==> flow/design.v <==
module compare_and_exchange(
    input [31:0] i1,
    input [31:0] i2,
    input dir,
    input clk,
    input reset,
    input enable,
    output [31:0] o1,
    output  [31:0] o2
    );
    reg [31:0]r1;
    reg [31:0]r2;
   always @(posedge clk)
   begin
   if(reset==0)
   begin
           if(enable==1)
            begin
                 if(dir==1)
                     begin
                        if (i1<i2)
                            begin
                                 r1 <= i1;
                                 r2 <= i2;
                            end
                        else
                             begin
                                 r1 <= i2;
                                 r2 <= i1;
                             end
                       end
                 else if(dir==0)  
                     begin
                        if (i1>i2)
                            begin
                             r1 <= i1;
                             r2 <= i2;
                            end
                        else
                             begin
                                 r1 <= i2;
                                 r2 <= i1;
                              end
                      end
            end
    else if (reset==1)
    begin
    r1<=32'b0;
    r2<=32'b0;
    end
    end
    end
    assign o2=r2; 
  assign o1=r1;
endmodule
module BM4_CAE(
    input [31:0] i1,
    input [31:0] i2,
    input [31:0] i3,
    input [31:0] i4,
    input dir1,
    input dir2,
    input dir3,
    input clk,
    input reset,
    input enable,
    output [31:0] o1,
    output [31:0] o2,
    output [31:0] o3,
    output [31:0] o4
    );
    wire [31:0]r1,r2,r3,r4,r5,r6,r7,r8,r9,r10,r11,r12,r13,r14;
           compare_and_exchange cae1(i1[31:0],i2[31:0],dir1,clk,reset,enable,r1,r2);
           compare_and_exchange cae2(i3[31:0],i4[31:0],dir1,clk,reset,enable,r3,r4);
           compare_and_exchange cae3(r1[31:0],r4[31:0],dir2,clk,reset,enable,r5,r8);
           compare_and_exchange cae4(r2[31:0],r3[31:0],dir2,clk,reset,enable,r6,r7);
           compare_and_exchange cae5(r5[31:0],r6[31:0],dir3,clk,reset,enable,r11,r13);
           compare_and_exchange cae6(r7[31:0],r8[31:0],dir3,clk,reset,enable,r12,r14); 
           assign o1=r11;
           assign o2=r12;
           assign o3=r13;
           assign o4=r14;
    endmodule
module BM8_CAE(
        input [31:0] i1,
        input [31:0] i2,
        input [31:0] i3,
        input [31:0] i4,
        input [31:0] i5,
        input [31:0] i6,
        input [31:0] i7,
        input [31:0] i8,
        input dir1,
        input dir2,
        input dir3,
        input clk,
        input reset,
        input enable,
        output [31:0] o1,
        output [31:0] o2,
        output [31:0] o3,
        output [31:0] o4,
        output [31:0] o5,
        output [31:0] o6,
        output [31:0] o7,
        output [31:0] o8
        );
      wire [31:0] r1,r2 ,r3,r4,r5,r6,r7,r8,r9,r10,r11,r12,r13,r14,r15,r16,r17,r18,r19,r20,r21,r22,r23,r24;   
         compare_and_exchange cae1(i1[31:0],i8[31:0],dir1,clk,reset,enable,r1,r8);
         compare_and_exchange cae2(i2[31:0],i7[31:0],dir1,clk,reset,enable,r2,r7);
         compare_and_exchange cae3(i3[31:0],i6[31:0],dir1,clk,reset,enable,r3,r6);
         compare_and_exchange cae4(i4[31:0],i5[31:0],dir1,clk,reset,enable,r4,r5);
         compare_and_exchange cae6(r1[31:0],r2[31:0],dir2,clk,reset,enable,r9,r10); 
         compare_and_exchange cae7(r3[31:0],r4[31:0],dir2,clk,reset,enable,r11,r12); 
         compare_and_exchange cae8(r5[31:0],r6[31:0],dir2,clk,reset,enable,r13,r14);
         compare_and_exchange cae9(r7[31:0],r8[31:0],dir2,clk,reset,enable,r15,r16);
         compare_and_exchange cae10(r9[31:0],r11[31:0],dir3,clk,reset,enable,r17,r18); 
         compare_and_exchange cae11(r10[31:0],r12[31:0],dir3,clk,reset,enable,r19,r20);
         compare_and_exchange cae12(r13[31:0],r15[31:0],dir3,clk,reset,enable,r21,r22); 
         compare_and_exchange cae13(r14[31:0],r16[31:0],dir3,clk,reset,enable,r23,r24);  
        assign o1=r17;
        assign o2=r18;
        assign o3=r19;
        assign o4=r20;
        assign o5=r21;
        assign o6=r22;
        assign o7=r23;
        assign o8=r24;
      endmodule
module full_CAE(
input [31:0] i1,
input [31:0] i2,
input [31:0] i3,
input [31:0] i4,
input [31:0] i5,
input [31:0] i6,
input [31:0] i7,
input [31:0] i8,
input dir,
input clk,
input reset,
input enable,
output [31:0] o1,
output [31:0] o2,
output [31:0] o3,
output [31:0] o4,
output [31:0] o5,
output [31:0] o6,
output [31:0] o7,
output [31:0] o8
);
wire [31:0] r1,r2 ,r3,r4,r5,r6,r7,r8,r9,r10,r11,r12,r13,r14,r15,r16,r17,r18,r19,r20,r21,r22,r23,r24;
reg [6:1] dq;
always @(posedge clk)
begin
    if (reset==0 && enable==1)
        dq <= {dq[5:1], dir};
end
compare_and_exchange cae1(i1[31:0],i2[31:0],dir,clk,reset,enable,r1,r2);
compare_and_exchange cae2(i3[31:0],i4[31:0],dir,clk,reset,enable,r3,r4);
compare_and_exchange cae3(i5[31:0],i6[31:0],dir,clk,reset,enable,r5,r6);
compare_and_exchange cae4(i7[31:0],i8[31:0],dir,clk,reset,enable,r7,r8);
BM4_CAE a1(r1,r2,r3,r4,dq[1],dq[2],dq[3],clk,reset,enable,r9,r10,r11,r12);
BM4_CAE a2(r5,r6,r7,r8,dq[1],dq[2],dq[3],clk,reset,enable,r13,r14,r15,r16);
BM8_CAE a3(r9,r10,r11,r12,r13,r14,r15,r16,dq[4],dq[5],dq[6],clk,reset,enable,r17,r18,r19,r20,r21,r22,r23,r24);
assign o1=r17;
assign o2=r18;
assign o3=r19;
assign o4=r20;
assign o5=r21;
assign o6=r22;
assign o7=r23;
assign o8=r24;
endmodule
Tool chain data of full_CAE
The steps from the RTL of full_CAE to its reports follow in flow order.
Line numbers count from 1 in the design file above.
Operators: Yosys type, input widths -> output width; for muxes data width and select width s.
Cell names lack the library's common part.
{ "setup": {"top_module": "full_CAE", "clk_port": "clk", "lib": "sky130hd", "pvt_corner": "tt_025C_1v80"} }

Word level
Counts by Yosys on the flattened word-level netlist (proc, flatten, opt, wreduce; memories kept). Register bits leave out memories and registers merged into their read ports (data or address). Print and check cells are left out. Cells with the same type and inputs are merged into one.
{ "bits": {"word_cells": 340, "output_inout_bits": 256, "inputBits": 260, "reg_bits": 1798} }
{ "classes": {"n_mux": 224, "cmp": 56, "bitwise": 1, "n_reduce_logical": 2} }
{ "ops": {"columns": ["cell", "count"], "rows": [
  ["$mux 32", 224],
  ["$gt 32x32->1", 28],
  ["$lt 32x32->1", 28],
  ["$reduce_and 2->1", 1],
  ["$logic_and 1x1->1", 1],
  ["$not 1->1", 1]
]} }

Logic depth
Yosys ltp: most cells in a row. Word level: on the elaborated netlist, between registers, memories and ports. Mapped: between sequential cells and ports; inverters and the memories' decode and read muxes count.
{ "depth": {"depth_word": 4, "abc_area": 0, "depth_mapped": 13, "mapped_depth_nobuf": 10} }

After synthesis
The flow's flattened synthesis, as Yosys stat reports it; memories are mapped. The netlist is that of the ABC_AREA named above (0 if unset); the other value can give another one.
{ "synth_totals": {"seqArea_um2": 53991.8, "ffs": 1798, "stdcells": 7236, "n_buf": 225, "area_um2": 99753.2} }
{ "types": {"columns": ["type", "count", "area_total_um2"], "rows": [
  ["edfxtp_1", 1798, 5.4E+04],
  ["mux2_2", 1523, 1.72E+04],
  ["ha_1", 896, 1.12E+04],
  ["inv_1", 907, 3.4E+03],
  ["a21oi_1", 294, 1.47E+03],
  ["a21o_1", 166, 1.25E+03],
  ["mux2_4", 75, 1126.08],
  ["nand4_1", 173, 1.08E+03],
  ["nand2_1", 238, 893.357],
  ["buf_6", 79, 889.603],
  ["o21ai_0", 163, 815.782],
  ["a221o_1", 64, 640.614],
  ["a22oi_1", 69, 517.997],
  ["nor2_1", 132, 495.475],
  ["a221oi_1", 56, 490.47],
  ["buf_2", 87, 435.418],
  ["mux2_1", 37, 416.65],
  ["o211ai_1", 39, 292.781]
]} }
Other cell types: 46; their cells: 440.
The figures by module come from a second, unflattened synthesis with its own total; it is not the netlist above.
{ "hier_totals": {"cells_unflattened": 7147, "hier_area_um2": 100985.6} }
Each row is one instance without its submodules.
{ "by_module": {"columns": ["module", "cells", "instances", "mod_area_um2", "seq_area_um2"], "rows": [
  ["compare_and_exchange", 255, 28, 3599.7, 1921.8],
  ["full_CAE", 7, 1, 193.9, 180.2],
  ["BM4_CAE", 0, 2, 0.0, 0.0],
  ["BM8_CAE", 0, 1, 0.0, 0.0]
]} }

Path before layout
Path of least setup slack by OpenSTA after synthesis, without wires, with an ideal clock, recovery checks aside; 20% of the period is set as input and as output delay. Where synthesis merged equal registers, the netlist keeps one of their names.
{ "synth_timing": {"kind": "input-to-reg", "start": "in reset", "end": "reg a1.cae1.r1[0]", "input_delay_ps": 900, "path_delay_ps": 83505, "arrival_time_ps": 80139, "required_ps": 234, "path_stages": 1, "setup_ps": 4266, "clock_period_ps": 4500, "path_slack_ps": -79905, "t_first_pin_ps": 900, "n_path_buf": 0, "synth_period_reached_ps": 84405} }
"path_delay_ps" is the arrival time less input delay plus setup time.
"path_stages": output pins that drive a net of the path, with the launching flip-flop's if there is one; two outputs of one cell count as two.
"synth_period_reached_ps" is the clock period less the worst setup slack; recovery checks do not enter. This is arithmetic on one report: input and output delays are still those of the set period (20% each).
Between the ends stands the longest chain of elaborated cells between them, by number of cells; it is not shown to be the way that was timed. Of several equally long chains one is given.
Each line given opens the expression or statement behind the cell; cells for indexed reads and writes are added by Yosys, which also makes memories of some case tables.
At most two assigning lines are given for a register; there are more.
{ "synth_via": {"path_cell_list": "nor2b_1", "elab_chain_len": 2, "cells_between": 2, "classes_between": "1 x logic; 1 x reduce/logical"} }
{ "synth_lines": {"columns": ["item", "line", "text"], "rows": [
  ["from (decl)", 141, "input reset,"],
  ["$not 1->1", null, null],
  ["$reduce_and 2->1", null, null],
  ["to (assign)", 23, "r1 <= i1;"],
  ["to (assign)", 28, "r1 <= i2;"],
  ["to (decl)", 11, "reg [31:0]r1;"]
]} }

Timing after layout
From the final timing report of flow run 1: the path of least setup slack in the routed layout; clock arrival at registers is part of the times.
The path's times are printed in steps of 10 ps; the period is the one set.
{ "layout_timing": {"kind": "reg-to-reg", "start": "reg a1.cae5.r2[13]", "end": "reg a3.cae3.r2[5]", "arrival_time_ps": 4060, "path_stages": 12, "n_path_buf": 3, "t_first_pin_ps": 840, "setup_ps": 270, "required_ps": 4580, "clock_period_ps": 4020, "path_slack_ps": 520} }
Between the ends stands the longest chain of elaborated cells between them, by number of cells; it is not shown to be the way that was timed. Of several equally long chains one is given.
At most two assigning lines are given for a register; there are more.
{ "layout_via": {"path_cell_list": "edfxtp_1 ha_1 nand4_1 nor4_1 buf_4 o21ai_0 buf_4 o211ai_1 a31oi_1 mux2_2 buf_12 mux2_2", "elab_chain_len": 4, "cells_between": 6, "lines_between": 4, "classes_between": "2 x compare; 4 x mux"} }
{ "layout_lines": {"columns": ["item", "line", "text"], "rows": [
  ["from (decl)", 12, "reg [31:0]r2;"],
  ["from (assign)", 24, "r2 <= i2;"],
  ["from (assign)", 29, "r2 <= i1;"],
  ["$gt 32x32->1", 34, "if (i1>i2)"],
  ["$mux 32", 34, null],
  ["$mux 32", 19, "if(dir==1)"],
  ["$mux 32", 17, "if(enable==1)"],
  ["to (assign)", 24, null],
  ["to (assign)", 29, null],
  ["to (decl)", 12, null]
]} }

full_CAE through Yosys and OpenROAD on sky130hd: 4 stored runs, unordered, with their settings and measured results. The constraints put input and output delay at 20% of the set period each and load the outputs with 0.01 pF.
"clock_period_reached_ps" = clock period - worst setup slack. The figure is calculated, with input and output delays left at 20% of the set period.
"worst_path_allowed_less_slack_ps": the worst setup path's part of the clock period (all of it between registers, 20% less for each end at a port) less its slack. A launch clock that arrives late makes it longer, a capture clock that arrives late makes it shorter.
By "fin_power_uw" is meant OpenSTA's value without simulated activity: inputs other than the clock are taken to toggle once in ten clock periods, and the tool carries that through the logic.
"worst_path_allowed_less_slack_ps" is known to 10 ps.

Flow run 1
==> flow/run.sh <==
#!/bin/bash
# the make line also repeats the synthesis and layout settings of config.mk as NAME=value (left out here)
make -C /OpenROAD-flow-scripts/flow DESIGN_CONFIG=/design/flow/config.mk WORK_HOME=/design/flow/orfs CLKGATE_MAP_FILE= finish
==> flow/config.mk <==
export PLATFORM = sky130hd
export DESIGN_NAME = full_CAE
export DESIGN_NICKNAME = full_CAE
export VERILOG_FILES = /design/flow/design.v
export SDC_FILE = /design/flow/constraint.sdc
export NUM_CORES = 4
export LEC_CHECK = 0
export CAP_MARGIN = 20
export CORE_MARGIN = 2
export CORE_UTILIZATION = 45
export SETUP_SLACK_MARGIN = 0.51
export SLEW_MARGIN = 20
==> flow/constraint.sdc <==
create_clock -name core_clock -period 4.02 [get_ports {clk}]
set_input_delay 0.8040 -clock core_clock [delete_from_list [all_inputs] [get_ports {clk}]]
set_output_delay 0.8040 -clock core_clock [all_outputs]
set_load 0.01 [all_outputs]

==> results of flow run 1, as JSON <==
{
  "ys_area_um2": 99753.2,
  "die_um2": 225454.0,
  "finalCellArea_um2": 117872.0,
  "post_route_util_pct": 53.6,
  "worstSetupSlack_ps": 522,
  "tns_ps": 0,
  "hold_ws_ps": 593,
  "fin_power_uw": 48828,
  "clock_period_reached_ps": 3498,
  "worst_path_allowed_less_slack_ps": 3500,
  "worst_setup_path_type": "reg-to-reg"
}

Flow run 2
==> flow/run.sh <==
#!/bin/bash
# the make line also repeats the synthesis and layout settings of config.mk as NAME=value (left out here)
make -C /OpenROAD-flow-scripts/flow DESIGN_CONFIG=/design/flow/config.mk WORK_HOME=/design/flow/orfs CLKGATE_MAP_FILE= finish
==> flow/config.mk <==
export PLATFORM = sky130hd
export DESIGN_NAME = full_CAE
export DESIGN_NICKNAME = full_CAE
export VERILOG_FILES = /design/flow/design.v
export SDC_FILE = /design/flow/constraint.sdc
export NUM_CORES = 4
export LEC_CHECK = 0
export CAP_MARGIN = 20
export CORE_MARGIN = 2
export CORE_UTILIZATION = 45
export SLEW_MARGIN = 20
==> flow/constraint.sdc <==
create_clock -name core_clock -period 6.28 [get_ports {clk}]
set_input_delay 1.2560 -clock core_clock [delete_from_list [all_inputs] [get_ports {clk}]]
set_output_delay 1.2560 -clock core_clock [all_outputs]
set_load 0.01 [all_outputs]

==> results of flow run 2, as JSON <==
{
  "ys_area_um2": 99753.2,
  "die_um2": 225454.0,
  "finalCellArea_um2": 114844.0,
  "post_route_util_pct": 52.2,
  "worstSetupSlack_ps": 1637,
  "tns_ps": 0,
  "hold_ws_ps": 594,
  "fin_power_uw": 31324,
  "clock_period_reached_ps": 4643,
  "worst_path_allowed_less_slack_ps": 4640,
  "worst_setup_path_type": "reg-to-reg"
}

Flow run 3
==> flow/run.sh <==
#!/bin/bash
# the make line also repeats the synthesis and layout settings of config.mk as NAME=value (left out here)
make -C /OpenROAD-flow-scripts/flow DESIGN_CONFIG=/design/flow/config.mk WORK_HOME=/design/flow/orfs CLKGATE_MAP_FILE= finish
==> flow/config.mk <==
export PLATFORM = sky130hd
export DESIGN_NAME = full_CAE
export DESIGN_NICKNAME = full_CAE
export VERILOG_FILES = /design/flow/design.v
export SDC_FILE = /design/flow/constraint.sdc
export NUM_CORES = 4
export LEC_CHECK = 0
export CAP_MARGIN = 20
export CELL_PAD_IN_SITES_DETAIL_PLACEMENT = 2
export CORE_MARGIN = 2
export CORE_UTILIZATION = 21
export CTS_CLUSTER_DIAMETER = 397
export CTS_CLUSTER_SIZE = 81
export GPL_ROUTABILITY_DRIVEN = 0
export MAX_ROUTING_LAYER = met4
export MIN_ROUTING_LAYER = met2
export PLACE_DENSITY_LB_ADDON = 0.06
export SLEW_MARGIN = 25
export TNS_END_PERCENT = 55
==> flow/constraint.sdc <==
create_clock -name core_clock -period 2.24 [get_ports {clk}]
set_input_delay 0.4480 -clock core_clock [delete_from_list [all_inputs] [get_ports {clk}]]
set_output_delay 0.4480 -clock core_clock [all_outputs]
set_load 0.01 [all_outputs]

==> results of flow run 3, as JSON <==
{
  "ys_area_um2": 99753.2,
  "die_um2": 480547.0,
  "finalCellArea_um2": 147929.0,
  "post_route_util_pct": 31.2,
  "worstSetupSlack_ps": -1370,
  "tns_ps": -1744730,
  "hold_ws_ps": 13,
  "fin_power_uw": 78659,
  "clock_period_reached_ps": 3610,
  "worst_path_allowed_less_slack_ps": 3610,
  "worst_setup_path_type": "reg-to-reg"
}

Flow run 4
==> flow/run.sh <==
#!/bin/bash
# the make line also repeats the synthesis and layout settings of config.mk as NAME=value (left out here)
make -C /OpenROAD-flow-scripts/flow DESIGN_CONFIG=/design/flow/config.mk WORK_HOME=/design/flow/orfs CLKGATE_MAP_FILE= finish
==> flow/config.mk <==
export PLATFORM = sky130hd
export DESIGN_NAME = full_CAE
export DESIGN_NICKNAME = full_CAE
export VERILOG_FILES = /design/flow/design.v
export SDC_FILE = /design/flow/constraint.sdc
export NUM_CORES = 4
export LEC_CHECK = 0
export CAP_MARGIN = 20
export CELL_PAD_IN_SITES_DETAIL_PLACEMENT = 2
export CORE_MARGIN = 2
export CORE_UTILIZATION = 40
export CTS_CLUSTER_DIAMETER = 397
export CTS_CLUSTER_SIZE = 81
export GPL_ROUTABILITY_DRIVEN = 1
export MAX_ROUTING_LAYER = met4
export MIN_ROUTING_LAYER = met2
export PLACE_DENSITY_LB_ADDON = 0.06
export SLEW_MARGIN = 25
export TNS_END_PERCENT = 55
==> flow/constraint.sdc <==
create_clock -name core_clock -period 3.55 [get_ports {clk}]
set_input_delay 0.7100 -clock core_clock [delete_from_list [all_inputs] [get_ports {clk}]]
set_output_delay 0.7100 -clock core_clock [all_outputs]
set_load 0.01 [all_outputs]

==> results of flow run 4, as JSON <==
{
  "ys_area_um2": 99753.2,
  "die_um2": 253391.0,
  "finalCellArea_um2": 119093.0,
  "post_route_util_pct": 48.0,
  "worstSetupSlack_ps": -152,
  "tns_ps": -8836,
  "hold_ws_ps": 496,
  "fin_power_uw": 44721,
  "clock_period_reached_ps": 3702,
  "worst_path_allowed_less_slack_ps": 3700,
  "worst_setup_path_type": "reg-to-reg"
}
